==> flow/design.v <==
module alu (
  input [32-1:0] a, b, 
  input [2:0] s, 
  input ext,addcom,
  output [32-1:0] y );
  wire [4:0] shamt;
  wire signed [31:0] sa, sb, sy, slt;
  wire [31:0] sltu;
  wire [31:0] yy;
  assign sa = $signed(a);
  assign sb = $signed(b);
  assign shamt = b[4:0];
  assign sy = sa >>> shamt;
  assign sltu = a <b ? 1:0;
  assign slt = sa <sb ? 1:0;
  assign y = addcom ?  a+b: yy;
  assign yy = s==3'b000 & ext ? a-b:
  			 s==3'b000 & ~ext ? a+b:
             s==3'b100 ? a ^ b:
             s==3'b110 ? a | b:
             s==3'b111 ? a & b:
             s==3'b010 ? slt:
             s==3'b011 ? sltu:
             s==3'b001 ? a << shamt:
             s==3'b101 & ~ext ? a >> shamt:
             s==3'b101 & ext ? sy: 0;
endmodule
module rfile (
 input clk,
 input [5-1:0] a1, a2, a3,
 output [32-1:0] rd1, rd2,
 input [32-1:0] wd3,
 input we3);
	reg [32-1:0] rf[0:32-1];
	assign rd1 = |a1 == 0 ? 0: rf[a1];
	assign rd2 = |a2 == 0 ? 0: rf[a2];
	always @(negedge clk) 
		if(we3) rf[a3] <= wd3;
endmodule
module rv32i (
    input clk,
    rst_n,
    input [32-1:0] instr,
    input [32-1:0] readdata,
    output reg [32-1:0] pc,
    output [32-1:0] adrdata,
    output [32-1:0] writedata,
    output we,
    output ecall
);
  reg [32-1:0] pcplus4D;
  wire [32-1:0] pcplus4;
  reg [32-1:0] pcBranchMissed;
  reg [32-1:0] instrD;
  wire stall;
  wire btakenD;
  wire bra_op;
  assign pcplus4 = pc + 4;
  wire pre_bra_op;
  wire [32-1:0] pcbranch;
  wire branchMiss;
  reg [1:0] bra_history[0:31];
  wire [4:0] bra_history_address;
  reg [4:0] bra_history_addressD;
  wire [12:0] imm_bF;
  wire [2:0] funct3F;
  wire [6:0] funct7F;
  wire [7-1:0] opcodeF;
  wire [5-1:0] rs1F, rs2F, rdF;
  wire [19:0] sextF;
  assign {funct7F, rs2F, rs1F, funct3F, rdF, opcodeF} = instr;
  assign sextF = {20{instr[31]}};
  assign imm_bF = {funct7F[6], rdF[0], funct7F[5:0], rdF[4:1], 1'b0};
  assign pre_bra_op = (opcodeF == 7'b1100011);
  assign pcbranch = pcplus4 + {sextF[18:0], imm_bF};
  assign bra_history_address = pc[6:2];
  wire bra_history_now;
  assign bra_history_now = bra_history[bra_history_address][1];
  always @(posedge clk or negedge rst_n) begin
    if (!rst_n) instrD <= 0;
    else if (!stall & branchMiss & bra_op) instrD <= 32'b0000000000000000000000000_0110011;
    else if (!stall) instrD <= instr;
  end
  integer i;
  always @(posedge clk or negedge rst_n) begin
    if (!rst_n) begin
      pc <= 0;
      pcBranchMissed <= 0;
      bra_history_addressD <= 0;
    end else if (!stall & branchMiss & bra_op) pc <= pcBranchMissed;
    else if (!stall & pre_bra_op & bra_history_now) begin
      pc <= pcbranch;
      pcBranchMissed <= pcplus4;
      bra_history_addressD <= bra_history_address;
    end else if (!stall & pre_bra_op & !bra_history_now) begin
      pc <= pcplus4;
      pcBranchMissed <= pcbranch;
      bra_history_addressD <= bra_history_address;
    end else if (!stall & branchMiss & bra_op) pc <= pcBranchMissed;
    else if (!stall) pc <= pcplus4;
  end
  always @(posedge clk or negedge rst_n) begin
    if (!rst_n) begin
      for (i = 0; i < 32; i = i + 1) begin
        bra_history[i] <= 2'b10;
      end
    end else if (!stall & bra_op & btakenD & bra_history[bra_history_addressD] != 2'b11)
      bra_history[bra_history_addressD] <= bra_history[bra_history_addressD] + 1;
    else if (!stall & bra_op & !btakenD & bra_history[bra_history_addressD] != 2'b00)
      bra_history[bra_history_addressD] <= bra_history[bra_history_addressD] - 1;
  end
  wire addcom;
  wire [2:0] funct3;
  wire [6:0] funct7;
  wire [5-1:0] rs1, rs2, rd;
  wire [32-1:0] reg1, reg2, reg1f, reg2f;
  wire [7-1:0] opcode;
  wire [ 5-1:0] shamt;
  wire [7-1:0] func;
  wire [11:0] imm_i, imm_s;
  wire [12:0] imm_b;
  wire [20:0] imm_j, imm_u;
  wire rwe;
  wire alu_op, imm_op;
  wire sw_op, beq_op, bne_op, blt_op, bge_op, bltu_op, bgeu_op, lw_op;
  wire slt_op, ecall_op;
  wire lui_op;
  wire ext;
  wire signed [31:0] sreg1, sreg2;
  wire [19:0] sext;
  wire [32-1:0] imm;
  reg [32-1:0] immE, reg1E, reg2E;
  wire [32-1:0] resultdata;
  reg [5-1:0] rdE, rdW;
  reg [2:0] funct3E;
  reg extE, sw_opE, lw_opE, lw_opM, lui_opE, ecall_opE, rweE, rweM, addcomE;
  reg [5-1:0] rdM;
  reg rweW, alu_opE;
  reg [5-1:0] rs1E, rs2E;
  wire lwstall, branchstall;
  reg [32-1:0] resultM;
  assign sreg1 = $signed(reg1f);
  assign sreg2 = $signed(reg2f);
  assign {funct7, rs2, rs1, funct3, rd, opcode} = instrD;
  assign sext = {20{instrD[31]}};
  assign imm_i = {funct7, rs2};
  assign imm_s = {funct7, rd};
  assign imm_b = {funct7[6], rd[0], funct7[5:0], rd[4:1], 1'b0};
  assign imm_j = {instrD[31], instrD[19:12], instrD[20], instrD[30:21], 1'b0};
  assign imm_u = instrD[31:12];
  assign sw_op = (opcode == 7'b0100011) & (funct3 == 3'b010);
  assign lw_op = (opcode == 7'b0000011) & (funct3 == 3'b010);
  assign alu_op = (opcode == 7'b0110011);
  assign imm_op = (opcode == 7'b0010011);
  assign bra_op = (opcode == 7'b1100011);
  assign lui_op = (opcode == 7'b0110111);
  assign beq_op = bra_op & (funct3 == 3'b000);
  assign bne_op = bra_op & (funct3 == 3'b001);
  assign blt_op = bra_op & (funct3 == 3'b100);
  assign bge_op = bra_op & (funct3 == 3'b101);
  assign bltu_op = bra_op & (funct3 == 3'b110);
  assign bgeu_op = bra_op & (funct3 == 3'b111);
  assign ecall_op = (opcode == 7'b1110011) & (funct3 == 3'b000);
  assign ext = alu_op & funct7[5];
  assign imm = imm_op | lw_op ? {sext, imm_i}:
				sw_op ? {sext, imm_s}:
	      lui_op ? {imm_u,12'b0}: {sext[10:0], imm_j};
  assign rwe = lw_op | alu_op | imm_op | lui_op;
  assign addcom = (lw_op | sw_op);
  rfile rfile_1 (
      .clk(clk),
      .rd1(reg1),
      .a1 (rs1),
      .rd2(reg2),
      .a2 (rs2),
      .wd3(resultdata),
      .a3 (rdW),
      .we3(rweW)
  );
  assign lwstall = ((rs1 == rdE) | ((rs2 == rdE) & !imm_op)) & lw_opE;
  assign branchstall =  (bra_op & rweE & (rs1 == rdE | rs2 == rdE)) |
      (bra_op & lw_opM & (rs1 == rdM | rs2 == rdM));
  assign stall = lwstall | branchstall;
  assign branchMiss = btakenD != bra_history[bra_history_addressD][1];
  assign reg1f = (rs1 != 0) & (rs1 == rdM) & rweM ? resultM : reg1;
  assign reg2f = (rs2 != 0) & (rs2 == rdM) & rweM ? resultM : reg2;
  assign btakenD = beq_op & (reg1f == reg2f) | bne_op & (reg1f != reg2f) |
		blt_op & (sreg1<sreg2)  | bge_op & (sreg1>=sreg2)  |
		bltu_op & (reg1f<reg2f)  | bgeu_op & (reg1f>=reg2f);
  always @(posedge clk or negedge rst_n) begin
    if (!rst_n) begin
      reg1E <= 0;
      reg2E <= 0;
      rdE <= 0;
      rs1E <= 0;
      rs2E <= 0;
      funct3E <= 0;
      sw_opE <= 0;
      lw_opE <= 0;
      ecall_opE <= 0;
      lui_opE <= 0;
      alu_opE <= 0;
      rweE <= 0;
      addcomE <= 0;
      extE <= 0;
      immE <= 0;
    end else if (stall) begin
      sw_opE <= 0;
      rweE   <= 0;
      lw_opE <= 0;
    end else begin
      reg1E <= reg1f;
      reg2E <= reg2f;
      rdE <= rd;
      rs1E <= rs1;
      rs2E <= rs2;
      funct3E <= funct3;
      sw_opE <= sw_op;
      lw_opE <= lw_op;
      ecall_opE <= ecall_op;
      lui_opE <= lui_op;
      alu_opE <= alu_op;
      rweE <= rwe;
      addcomE <= addcom;
      extE <= ext;
      immE <= imm;
    end
  end
  wire [32-1:0] srca, srcb, alub, result, aluresult;
  reg [32-1:0] alubM;
  reg sw_opM, ecall_opM;
  wire [32-1:0] fdata;
  reg  [32-1:0] fdataW;
  assign result = lui_opE ? immE : aluresult;
  assign srca = rweM & rs1E!=0 & rdM == rs1E ? resultM:
				rweW & rs1E!=0 & rdW == rs1E ? fdataW: reg1E;
  assign srcb = alu_opE ? alub : immE;
  assign alub = rweM & rs2E!=0 & rdM == rs2E ? resultM:
				rweW & rs2E!=0 & rdW == rs2E ? fdataW: reg2E;
  alu alu_1 (
      .a(srca),
      .b(srcb),
      .s(funct3E),
      .ext(extE),
      .addcom(addcomE),
      .y(aluresult)
  );
  always @(posedge clk or negedge rst_n) begin
    if (!rst_n) begin
      resultM <= 0;
      alubM <= 0;
      rdM <= 0;
      rweM <= 0;
      sw_opM <= 0;
      lw_opM <= 0;
      ecall_opM <= 0;
    end else begin
      resultM <= result;
      alubM <= alub;
      rdM <= rdE;
      rweM <= rweE;
      sw_opM <= sw_opE;
      lw_opM <= lw_opE;
      ecall_opM <= ecall_opE;
    end
  end
  reg lw_opW, ecall_opW;
  reg [32-1:0] resultW;
  reg [32-1:0] readdataW;
  assign we = sw_opM;
  assign adrdata = resultM;
  assign writedata = alubM;
  assign fdata = lw_opM ? readdata : resultM;
  always @(posedge clk or negedge rst_n) begin
    if (!rst_n) begin
      lw_opW <= 0;
      ecall_opW <= 0;
      rdW <= 0;
      rweW <= 0;
      fdataW <= 0;
      resultW <= 0;
      readdataW <= 0;
    end else begin
      lw_opW <= lw_opM;
      ecall_opW <= ecall_opM;
      rdW <= rdM;
      rweW <= rweM;
      readdataW <= readdata;
      fdataW <= fdata;
      resultW <= resultM;
    end
  end
  assign ecall = ecall_opW;
  assign resultdata = lw_opW ? readdataW : resultW;
endmodule
# Reports on rv32i
# Tool output for the design above, in the order of the flow.
# Lines are those of the file above, counted from 1.
# Cell names lack the library's common part.
# Not given: --
# inputs
top	rv32i
clock_port	clk
lib	sky130hd
corner	tt_025C_1v80

# Word level
# Counts by Yosys on the flattened word-level netlist (proc, flatten, opt, wreduce). Print and check cells are left out.
# Memory sizes are those after Yosys's memory passes, which may raise the word count (mostly to a power of two), join words into wider ones and drop unused or constant bits.
# bits
register_bits	464
mem_bits_rw	1024
n_memories	1
inputBits	66
# mem_list
name	size	width	read_ports	wr	line	rtl
rfile_1.rf	32	32	2	1	34	reg [32-1:0] rf[0:32-1];
# op_classes
n_addsub	6
cmp	6
equal	97
shift	3
muxes	178
logic	68
reduce_and_logical	52
# op_table
cell	n
two-way mux 32 bit	32
two-way mux 2 bit	132
== test 5 bit (second input constant)	32
less-than comparator 32 bit	4
case mux 2 bit (select 32 bit)	2
two-way mux 31 bit	3
== test 5 x 4 -> 1 bit (second input constant)	16
AND reduction 2 bit	33
adder 32 bit	2
greater-or-equal comparator 32 bit	2
logical NOT 32 bit	2
bitwise AND 1 bit	48
== test 5 x 3 -> 1 bit (second input constant)	8
== test 5 bit	8
adder 32 x 3 -> 32 bit (second input constant)	1
subtractor 32 bit	1
== test 32 bit	1
inequality test 32 bit	1
bitwise AND 32 bit	1
bitwise OR 32 bit	1
bitwise XOR 32 bit	1
left shift 32 x 5 -> 32 bit	1
>> shifter 32 x 5 -> 32 bit	1
>>> shifter 32 x 5 -> 32 bit	1
== test 3 bit (second input constant)	8
== test 7 x 6 -> 1 bit (second input constant)	3
== test 7 bit (second input constant)	3
== test 5 x 2 -> 1 bit (second input constant)	4
# Other operator kinds: 20; their cells: 58.

# Longest topological paths
# Yosys ltp: most cells in a row. Word level: on the elaborated netlist, between registers, memories and ports. Mapped: between sequential cells and ports; inverters and the memories' decode and read muxes count.
# logic_depth
ltp_word	22
ABC_AREA	1
ltp_mapped	36
mapped_depth_nobuf	33

# Netlist
# The flow's flattened synthesis, as Yosys stat reports it; memories are mapped. The netlist is that of the ABC_AREA named above (0 if unset); the other value can give another one.
# by_type
type	n
edfxtp_1	1024
dfrtp_1	432
o21ai_0	1531
nand2_1	1933
nand3_1	800
a21oi_1	732
inv_1	865
o211ai_1	337
nor2_1	655
ha_1	166
clkbuf_1	499
nand4_1	145
dfstp_2	32
xor2_1	71
o22ai_1	95
buf_2	84
mux2_2	32
nor3_1	62
# Other cell types: 49; their cells: 507.
# mapped
cells	10002
synth_area_mm2	0.0838754
seq_area_mm2	0.0424007
flip_flops	1488
n_buf	694

# Stored flow runs of rv32i (4 of them; Yosys, OpenROAD, sky130hd). They differ in their settings and are not a sequence. Constraints: input delay and output delay 20% of the set period each, output load 0.01 pF.
# By "fin_power_uw" is meant OpenSTA's value without simulated activity: inputs other than the clock are taken to toggle once in ten clock periods, and the tool carries that through the logic.
# Among the settings, . means not set for that run.
# Among the results, . means that no value is shown for the run.
run name	ABC_AREA	CAP_MARGIN	CELL_PAD_IN_SITES_DETAIL_PLACEMENT	CELL_PAD_IN_SITES_GLOBAL_PLACEMENT	CORE_ASPECT_RATIO	CORE_UTILIZATION	CTS_CLUSTER_DIAMETER	MIN_ROUTING_LAYER	PLACE_DENSITY_LB_ADDON	SLEW_MARGIN	TNS_END_PERCENT	period_ns	CORE_MARGIN	CTS_CLUSTER_SIZE	PLACE_DENSITY	GPL_TIMING_DRIVEN	HOLD_SLACK_MARGIN	MAX_ROUTING_LAYER	fin_power_uw	timing.hold.ws_ns	final_die_area_mm2	setup_worst_slack_ns	tns_setup_ns	synth_area_mm2	final_util_pct	final_cell_area_mm2
job 1	1	30	2	2	0.6	58	252	met2	0.08	40	25	8.26	2	.	.	.	.	.	.	.	.	.	.	.	.	.
job 2	.	40	2	.	.	24	199	.	.	10	.	8.73	3	21	0.38	.	.	.	20161	0.370	0.346509	-1.037	-150.749	0.0814756	29.3	0.0987172
job 3	.	30	.	.	1.88	40	.	.	.	40	.	11.5	2	.	.	.	.	.	16840	0.367	0.207497	0.149	0.000	0.0814756	48.0	0.0974034
job 4	1	20	.	3	1.23	40	.	met2	0.19	0	80	11.5	7	.	.	0	0.02	met4	.	.	.	.	.	.	.	.
# Job 1: stopped before the end: placement reported FLW-0024
# Job 4: stopped before the end: routing reported GRT-0116
